==> flow/design.v <==
module  cordic_sin_cos
#(    
    parameter PIPELINE  = 16                         
)
(
    input                               clk,
    input                               rst_n,
    input       signed  [31:0]          angle,       
    input                               pre_vaild,
    output  reg signed  [31:0]          sin, 
    output  reg signed  [31:0]          cos,
    output  reg                         post_vaild
); 
wire signed [31:0]  angle_array[15:0];
assign angle_array[0]  = 32'sd2949120;     
assign angle_array[1]  = 32'sd1740992;     
assign angle_array[2]  = 32'sd919872;      
assign angle_array[3]  = 32'sd466944;      
assign angle_array[4]  = 32'sd234368;      
assign angle_array[5]  = 32'sd117312;      
assign angle_array[6]  = 32'sd58688;       
assign angle_array[7]  = 32'sd29312;       
assign angle_array[8]  = 32'sd14656;       
assign angle_array[9]  = 32'sd7360;        
assign angle_array[10] = 32'sd3648;        
assign angle_array[11] = 32'sd1856;	      
assign angle_array[12] = 32'sd896;         
assign angle_array[13] = 32'sd448;         
assign angle_array[14] = 32'sd256;         
assign angle_array[15] = 32'sd128;         
localparam K        = 32'h09b74;	   
reg signed  [31:0]  angle_map;
reg         [1:0]   site;
wire signed [15:0]  angle_t;
assign  angle_t = angle >>> 16;
always@(posedge clk or negedge rst_n)begin 
    if(!rst_n)begin
        angle_map   <=  0;
        site        <=  2'd1;
    end
    else    if((angle_t >= (-16'sd90))&&(angle_t <= 16'sd90))begin
        angle_map   <=  angle;
        site        <=  2'd1;
    end
    else    if(angle_t > 16'sd90 && angle_t <= 16'sd180)begin
        angle_map   <=  32'sd11796480 - angle;                   
        site        <=  2'd2;
    end
    else    begin
        angle_map   <=  -32'sd11796480 - angle;
        site        <=  2'd3;
    end
end   
reg signed 	[31:0] 		x[PIPELINE:0];
reg signed 	[31:0] 		y[PIPELINE:0];
reg signed 	[31:0] 		z[PIPELINE:0];
always@(posedge clk or negedge rst_n)begin
   if(!rst_n)begin
       x[0]    <=  32'sd0;
       y[0]    <=  32'sd0;
       z[0]    <=  32'sd0;
   end
   else    begin
       x[0]    <=   K;
       y[0]    <=   32'sd0;
       z[0]    <=   angle_map;
   end
end
genvar i;
generate
    for(i = 1;i < PIPELINE+1;i = i + 1)begin:cal_xyz
        always@(posedge clk or negedge rst_n)begin
            if(!rst_n)begin
                x[i]    <=  32'sd0;
                y[i]    <=  32'sd0;
                z[i]    <=  32'sd0;
            end
            else    if(z[i-1][31])begin
                x[i]    <=  x[i-1] + (y[i-1] >>> (i-1));
                y[i]    <=  y[i-1] - (x[i-1] >>> (i-1));
                z[i]    <=  z[i-1] + angle_array[i-1];
            end
            else    begin
                x[i]    <=  x[i-1] - (y[i-1] >>> (i-1));
                y[i]    <=  y[i-1] + (x[i-1] >>> (i-1));
                z[i]    <=  z[i-1] - angle_array[i-1];
            end
        end 
    end
endgenerate
reg     [PIPELINE+1:0]      vaild_r;
reg     [2*PIPELINE+1:0]    site_r;
always@(posedge clk or negedge rst_n)begin
    if(!rst_n)
        vaild_r <=  {(PIPELINE+2){1'b0}};
    else
        vaild_r <=  {vaild_r[PIPELINE:0],pre_vaild};
end
always@(posedge clk )begin
    site_r  <=  {site_r[2*PIPELINE-1:0],site};   
end
always@(posedge clk or negedge rst_n)begin
    if(!rst_n)
        post_vaild  <=  0;
    else
        post_vaild  <=  vaild_r[PIPELINE+1];
end
always@(posedge clk or negedge rst_n)begin
    if(!rst_n)begin
        sin <=  0;
        cos <=  0;
    end
    else    if(~vaild_r[PIPELINE+1])begin
        sin <=  0;
        cos <=  0;
    end
    else    begin
        case(site_r[2*PIPELINE+1:2*PIPELINE])
            2'd1:begin
                sin <=  y[PIPELINE];
                cos <=  x[PIPELINE];
            end
            2'd2:begin
                sin <=  y[PIPELINE];
                cos <=  ~x[PIPELINE] + 1;
            end
            2'd3:begin
                sin <=  y[PIPELINE];
                cos <=  ~x[PIPELINE] + 1;
            end      
            default:begin
                sin <=  y[PIPELINE];
                cos <=  x[PIPELINE];
            end
        endcase  
    end
end
endmodule
## Step by step through the tools: cordic_sin_cos

What the tools print for cordic_sin_cos, step after step.
Line numbers count from 1 in the design file above.
Operators carry their Yosys type and port widths (W data, S select, Z words).
A cell with -- has no value.

| design | value |
|---|---|
| design top | cordic_sin_cos |
| clock port | clk |
| library | sky130hd |
| timing corner | tt_025C_1v80 |

## Elaborated design

Source: Yosys, flattened and elaborated. Widths are those after wreduce; folded enables and synchronous resets count as part of the registers. Registers that Yosys merges into a memory's read port (data or address) are not register bits. Print and check cells do not count. Equal cells are merged and count once.

| storage and ports | value |
|---|---|
| bits in registers | 1,657 |
| latch bits | 0 |
| RAM bits | 0 |
| memory bits (read-only) | 0 |
| clocked read ports x word width | 0 |
| memories | 0 |
| input bits | 35 |
| output and inout port bits | 65 |

| operators by class | value |
|---|---|
| add/sub/neg operators | 94 |
| $mul | 0 |
| div/mod/pow operators | 0 |
| order comparisons | 4 |
| eq/ne operators | 2 |
| shifts and indexed selects | 0 |
| mux-type cells | 53 |
| bitwise logic cells | 1 |
| reductions and logical operators | 3 |

Operators by type and width:

| cell | count |
|---|---|
| $mux W32 | 51 |
| $sub A25 B32 Y32 const A | 2 |
| $add A32 B10 Y32 const B | 2 |
| $sub A32 B10 Y32 const B | 2 |
| $add A32 B17 Y32 | 2 |
| $sub A32 B17 Y32 | 2 |
| $add A32 B18 Y32 | 2 |
| $sub A32 B18 Y32 | 2 |
| $add A32 B19 Y32 | 2 |
| $sub A32 B19 Y32 | 2 |
| $add A32 B20 Y32 | 2 |
| $sub A32 B20 Y32 | 2 |
| $add A32 B21 Y32 | 2 |
| $sub A32 B21 Y32 | 2 |
| $add A32 B22 Y32 | 2 |
| $sub A32 B22 Y32 | 2 |
| $add A32 B23 Y32 | 2 |
| $sub A32 B23 Y32 | 2 |
| $add A32 B24 Y32 | 2 |
| $sub A32 B24 Y32 | 2 |
| $add A32 B25 Y32 | 2 |
| $sub A32 B25 Y32 | 2 |
| $add A32 B26 Y32 | 2 |
| $sub A32 B26 Y32 | 2 |
| $add A32 B27 Y32 | 2 |
| $sub A32 B27 Y32 | 2 |
| $add A32 B28 Y32 | 2 |
| $sub A32 B28 Y32 | 2 |

Other operator kinds: 46; their cells: 52.

## Depth

Yosys ltp: most cells in a row. Word level: on the elaborated netlist, between registers, memories and ports. Mapped: between sequential cells and ports; inverters and the memories' decode and read muxes count.

| depth | value |
|---|---|
| word-level depth | 4 |
| ABC_AREA | 1 |
| gate-level depth with buffers | 23 |
| gate-level depth less buffers | 23 |

## Synthesis result

Yosys stat after the flow's synthesis: flattened, memories mapped to cells. It holds for the ABC_AREA given above (unset counts as 0); a run with the other value may have another netlist.
Totals and module areas in this step are rounded.

Cell types:

| cell | count |
|---|---|
| sky130_fd_sc_hd__dfrtp_1 | 1,460 |
| sky130_fd_sc_hd__nand2_1 | 4,758 |
| sky130_fd_sc_hd__ha_1 | 1,267 |
| sky130_fd_sc_hd__xor2_1 | 1,174 |
| sky130_fd_sc_hd__a21oi_1 | 1,705 |
| sky130_fd_sc_hd__nor2_1 | 2,200 |
| sky130_fd_sc_hd__inv_1 | 1,931 |
| sky130_fd_sc_hd__nand3_1 | 1,292 |
| sky130_fd_sc_hd__o21ai_0 | 1,069 |
| sky130_fd_sc_hd__xnor2_1 | 286 |
| sky130_fd_sc_hd__nand4_1 | 235 |
| sky130_fd_sc_hd__nor3_1 | 271 |
| sky130_fd_sc_hd__a21o_1 | 140 |
| sky130_fd_sc_hd__fa_1 | 42 |
| sky130_fd_sc_hd__o21a_1 | 95 |
| sky130_fd_sc_hd__o21bai_1 | 88 |
| sky130_fd_sc_hd__nor4_1 | 70 |
| sky130_fd_sc_hd__a31oi_1 | 66 |

Other cell types: 46; their cells: 535.

| synthesis totals | value |
|---|---|
| standard cells after synthesis | 18,684 |
| chip area (Yosys) | 129,600 um^2 |
| sequential area | 36,880 um^2 |
| flip-flop cells | 1,477 |
| buffers | 117 |

## Timing after synthesis

Path of least setup slack by OpenSTA after synthesis, without wires, with an ideal clock, recovery checks aside; 20% of the period is set as input and as output delay. Where synthesis merged equal registers, the netlist keeps one of their names.

| timing path post-synthesis | value |
|---|---|
| kind | reg2reg |
| start | register z[8][31] |
| end | register x[9][26] |
| clock period | 6,000 ps |
| launch time at the first pin | 0 ps |
| data arrival time | 3,224 ps |
| required time | 5,883 ps |
| path slack | 2,660 ps |
| delay of the path | 3,341 ps |
| stages | 16 |
| synthesis period reached | 3,340 ps |

"delay of the path" is the arrival time less input delay plus setup time.
"stages" counts driving pins, that of a launching flip-flop among them; a cell with two outputs on the path counts twice.
"synthesis period reached" = period - worst setup slack (recovery checks aside). The figure is calculated, with input and output delays left at 20% of the set period.
Between the ends stands the longest chain of elaborated cells between them, by number of cells; it is not shown to be the way that was timed. Of several equally long chains one is given.
A line is the first line of the expression or statement that the cell stems from. Yosys adds cells for indexed reads and writes and turns some case tables into memories.
A register here has more assigning lines than the two given.

| on the way, post-synthesis | value |
|---|---|
| path through | sky130_fd_sc_hd__dfrtp_1 sky130_fd_sc_hd__buf_2 sky130_fd_sc_hd__clkinv_1 sky130_fd_sc_hd__clkbuf_1 sky130_fd_sc_hd__clkbuf_1 sky130_fd_sc_hd__o21ai_0 sky130_fd_sc_hd__fa_1 sky130_fd_sc_hd__nand3_1 sky130_fd_sc_hd__nand2_1 sky130_fd_sc_hd__nand3_1 sky130_fd_sc_hd__nand2_1 sky130_fd_sc_hd__a21oi_1 sky130_fd_sc_hd__or2_2 sky130_fd_sc_hd__nand2_1 sky130_fd_sc_hd__nand2_1 sky130_fd_sc_hd__nand2_1 |
| length of the longest elaborated chain | 1 |
| elaborated cells on any way between the ends | 1 |
| RTL lines with such cells | 1 |
| classes of those cells | 1 x mux |

Ends and longest elaborated chain, post-synthesis:

| item | RTL line | text |
|---|---|---|
| start: declaration | 56 | `reg signed [31:0] z[PIPELINE:0];` |
| start: assignment | 81 | `z[i]    <=  z[i-1] + angle_array[i-1];` |
| start: assignment | 86 | `z[i]    <=  z[i-1] - angle_array[i-1];` |
| $mux W32 | 78 | `else    if(z[i-1][31])begin` |
| end: assignment | 79 | `x[i]    <=  x[i-1] + (y[i-1] >>> (i-1));` |
| end: assignment | 84 | `x[i]    <=  x[i-1] - (y[i-1] >>> (i-1));` |
| end: declaration | 54 | `reg signed [31:0] x[PIPELINE:0];` |

## Worst path after layout

From the final timing report of flow run 1: the path of least setup slack in the routed layout; clock arrival at registers is part of the times.
The report prints the path's times to 10 ps; the period is as set.

| timing path post-layout | value |
|---|---|
| kind | reg2reg |
| start | register x[2][2] |
| end | register y[3][17] |
| clock period | 7,340 ps |
| launch time at the first pin | 970 ps |
| data arrival time | 5,710 ps |
| required time | 8,260 ps |
| path slack | 2,550 ps |
| stages | 15 |

Between the ends stands the longest chain of elaborated cells between them, by number of cells; it is not shown to be the way that was timed. Of several equally long chains one is given.
A register here has more assigning lines than the two given.

| on the way, post-layout | value |
|---|---|
| path through | sky130_fd_sc_hd__dfrtp_1 sky130_fd_sc_hd__inv_1 sky130_fd_sc_hd__ha_1 sky130_fd_sc_hd__nand2_1 sky130_fd_sc_hd__nor2_1 sky130_fd_sc_hd__nand2_1 sky130_fd_sc_hd__nor3_1 sky130_fd_sc_hd__a31oi_1 sky130_fd_sc_hd__xor2_1 sky130_fd_sc_hd__ha_1 sky130_fd_sc_hd__nand2_1 sky130_fd_sc_hd__o21ai_0 sky130_fd_sc_hd__a21o_1 sky130_fd_sc_hd__nand3b_1 sky130_fd_sc_hd__xor2_1 |
| length of the longest elaborated chain | 2 |
| elaborated cells on any way between the ends | 3 |
| RTL lines with such cells | 3 |
| classes of those cells | 2 x add/sub; 1 x mux |

Ends and longest elaborated chain, post-layout:

| item | RTL line | text |
|---|---|---|
| start: declaration | 54 | `reg signed [31:0] x[PIPELINE:0];` |
| start: assignment | 79 | `x[i]    <=  x[i-1] + (y[i-1] >>> (i-1));` |
| start: assignment | 84 | `x[i]    <=  x[i-1] - (y[i-1] >>> (i-1));` |
| $add A32 B30 Y32 | 85 | `y[i]    <=  y[i-1] + (x[i-1] >>> (i-1));` |
| $mux W32 | 78 | `else    if(z[i-1][31])begin` |
| end: assignment | 80 | `y[i]    <=  y[i-1] - (x[i-1] >>> (i-1));` |
| end: assignment | 85 |  |
| end: declaration | 55 | `reg signed [31:0] y[PIPELINE:0];` |

Below are 4 stored runs of the flow (Yosys, OpenROAD; platform sky130hd) on cordic_sin_cos, each with its settings and what was measured, unordered. Constraints: input delay and output delay 20% of the set period each, output load 0.01 pF.
"achieved clock period" = clock period - worst setup slack. The figure is calculated, with input and output delays left at 20% of the set period.
"time used up by the worst setup path" is the time allowed to the run's worst setup path (the clock period less input and output delay, where it has them) less its slack. Clock arrival times count: a late capture clock shortens it, a late launch clock lengthens it.
"time used up by the worst setup path" is given in steps of 10 ps.
Measured values are rounded.
Among the settings, - means not set for that run.
Among the results, - means that no value is shown for the run.

| stored run | ABC_AREA | CAP_MARGIN | CELL_PAD_IN_SITES_DETAIL_PLACEMENT | CORE_ASPECT_RATIO | CORE_MARGIN | CORE_UTILIZATION | CTS_CLUSTER_DIAMETER | CTS_CLUSTER_SIZE | GPL_ROUTABILITY_DRIVEN | GPL_TIMING_DRIVEN | HOLD_SLACK_MARGIN | MAX_ROUTING_LAYER | MIN_ROUTING_LAYER | SETUP_SLACK_MARGIN | SLEW_MARGIN | TNS_END_PERCENT | period_ns | CELL_PAD_IN_SITES_GLOBAL_PLACEMENT | sum of negative setup slack (ps) | area of the standard cells in the finished layout (um^2) | achieved clock period (ps) | die footprint (um^2) | time used up by the worst setup path (ps) | critical path kind | setup slack of the worst path (ps) | utilization of the finished layout (%) | Yosys chip area after synthesis (um^2) |
|---|---|---|---|---|---|---|---|---|---|---|---|---|---|---|---|---|---|---|---|---|---|---|---|---|---|---|---|
| flow run 1 | 1 | 30 | 1 | 0.61 | 9 | 25 | 70 | 94 | 0 | 0 | -0.07 | met4 | met1 | 1.01 | 35 | 10 | 7.34 | - | 0 | 143,800 | 4,791 | 545,500 | 4,790 | reg2reg | 2,549 | 27.9 | 129,600 |
| flow run 2 | 1 | 20 | - | 1.86 | 8 | 64 | - | 90 | 0 | 0 | 0.24 | met4 | - | - | 15 | - | 3.12 | 2 | - | - | - | - | - | - | - | - | - |
| flow run 3 | - | 20 | - | - | 8 | 40 | - | - | - | 0 | - | - | - | - | 15 | - | 6.0 | 2 | 0 | 122,000 | 5,800 | 291,700 | 5,800 | reg2reg | 200 | 44.6 | 109,900 |
| flow run 4 | 1 | 5 | - | 1.86 | 8 | 64 | - | 90 | 0 | 0 | -0.1 | met4 | - | 0.43 | 15 | - | 3.12 | 2 | - | - | - | - | - | - | - | - | - |

Flow run 2: incomplete, placement halted on GPL-0301
Flow run 4: incomplete, placement halted on GPL-0301
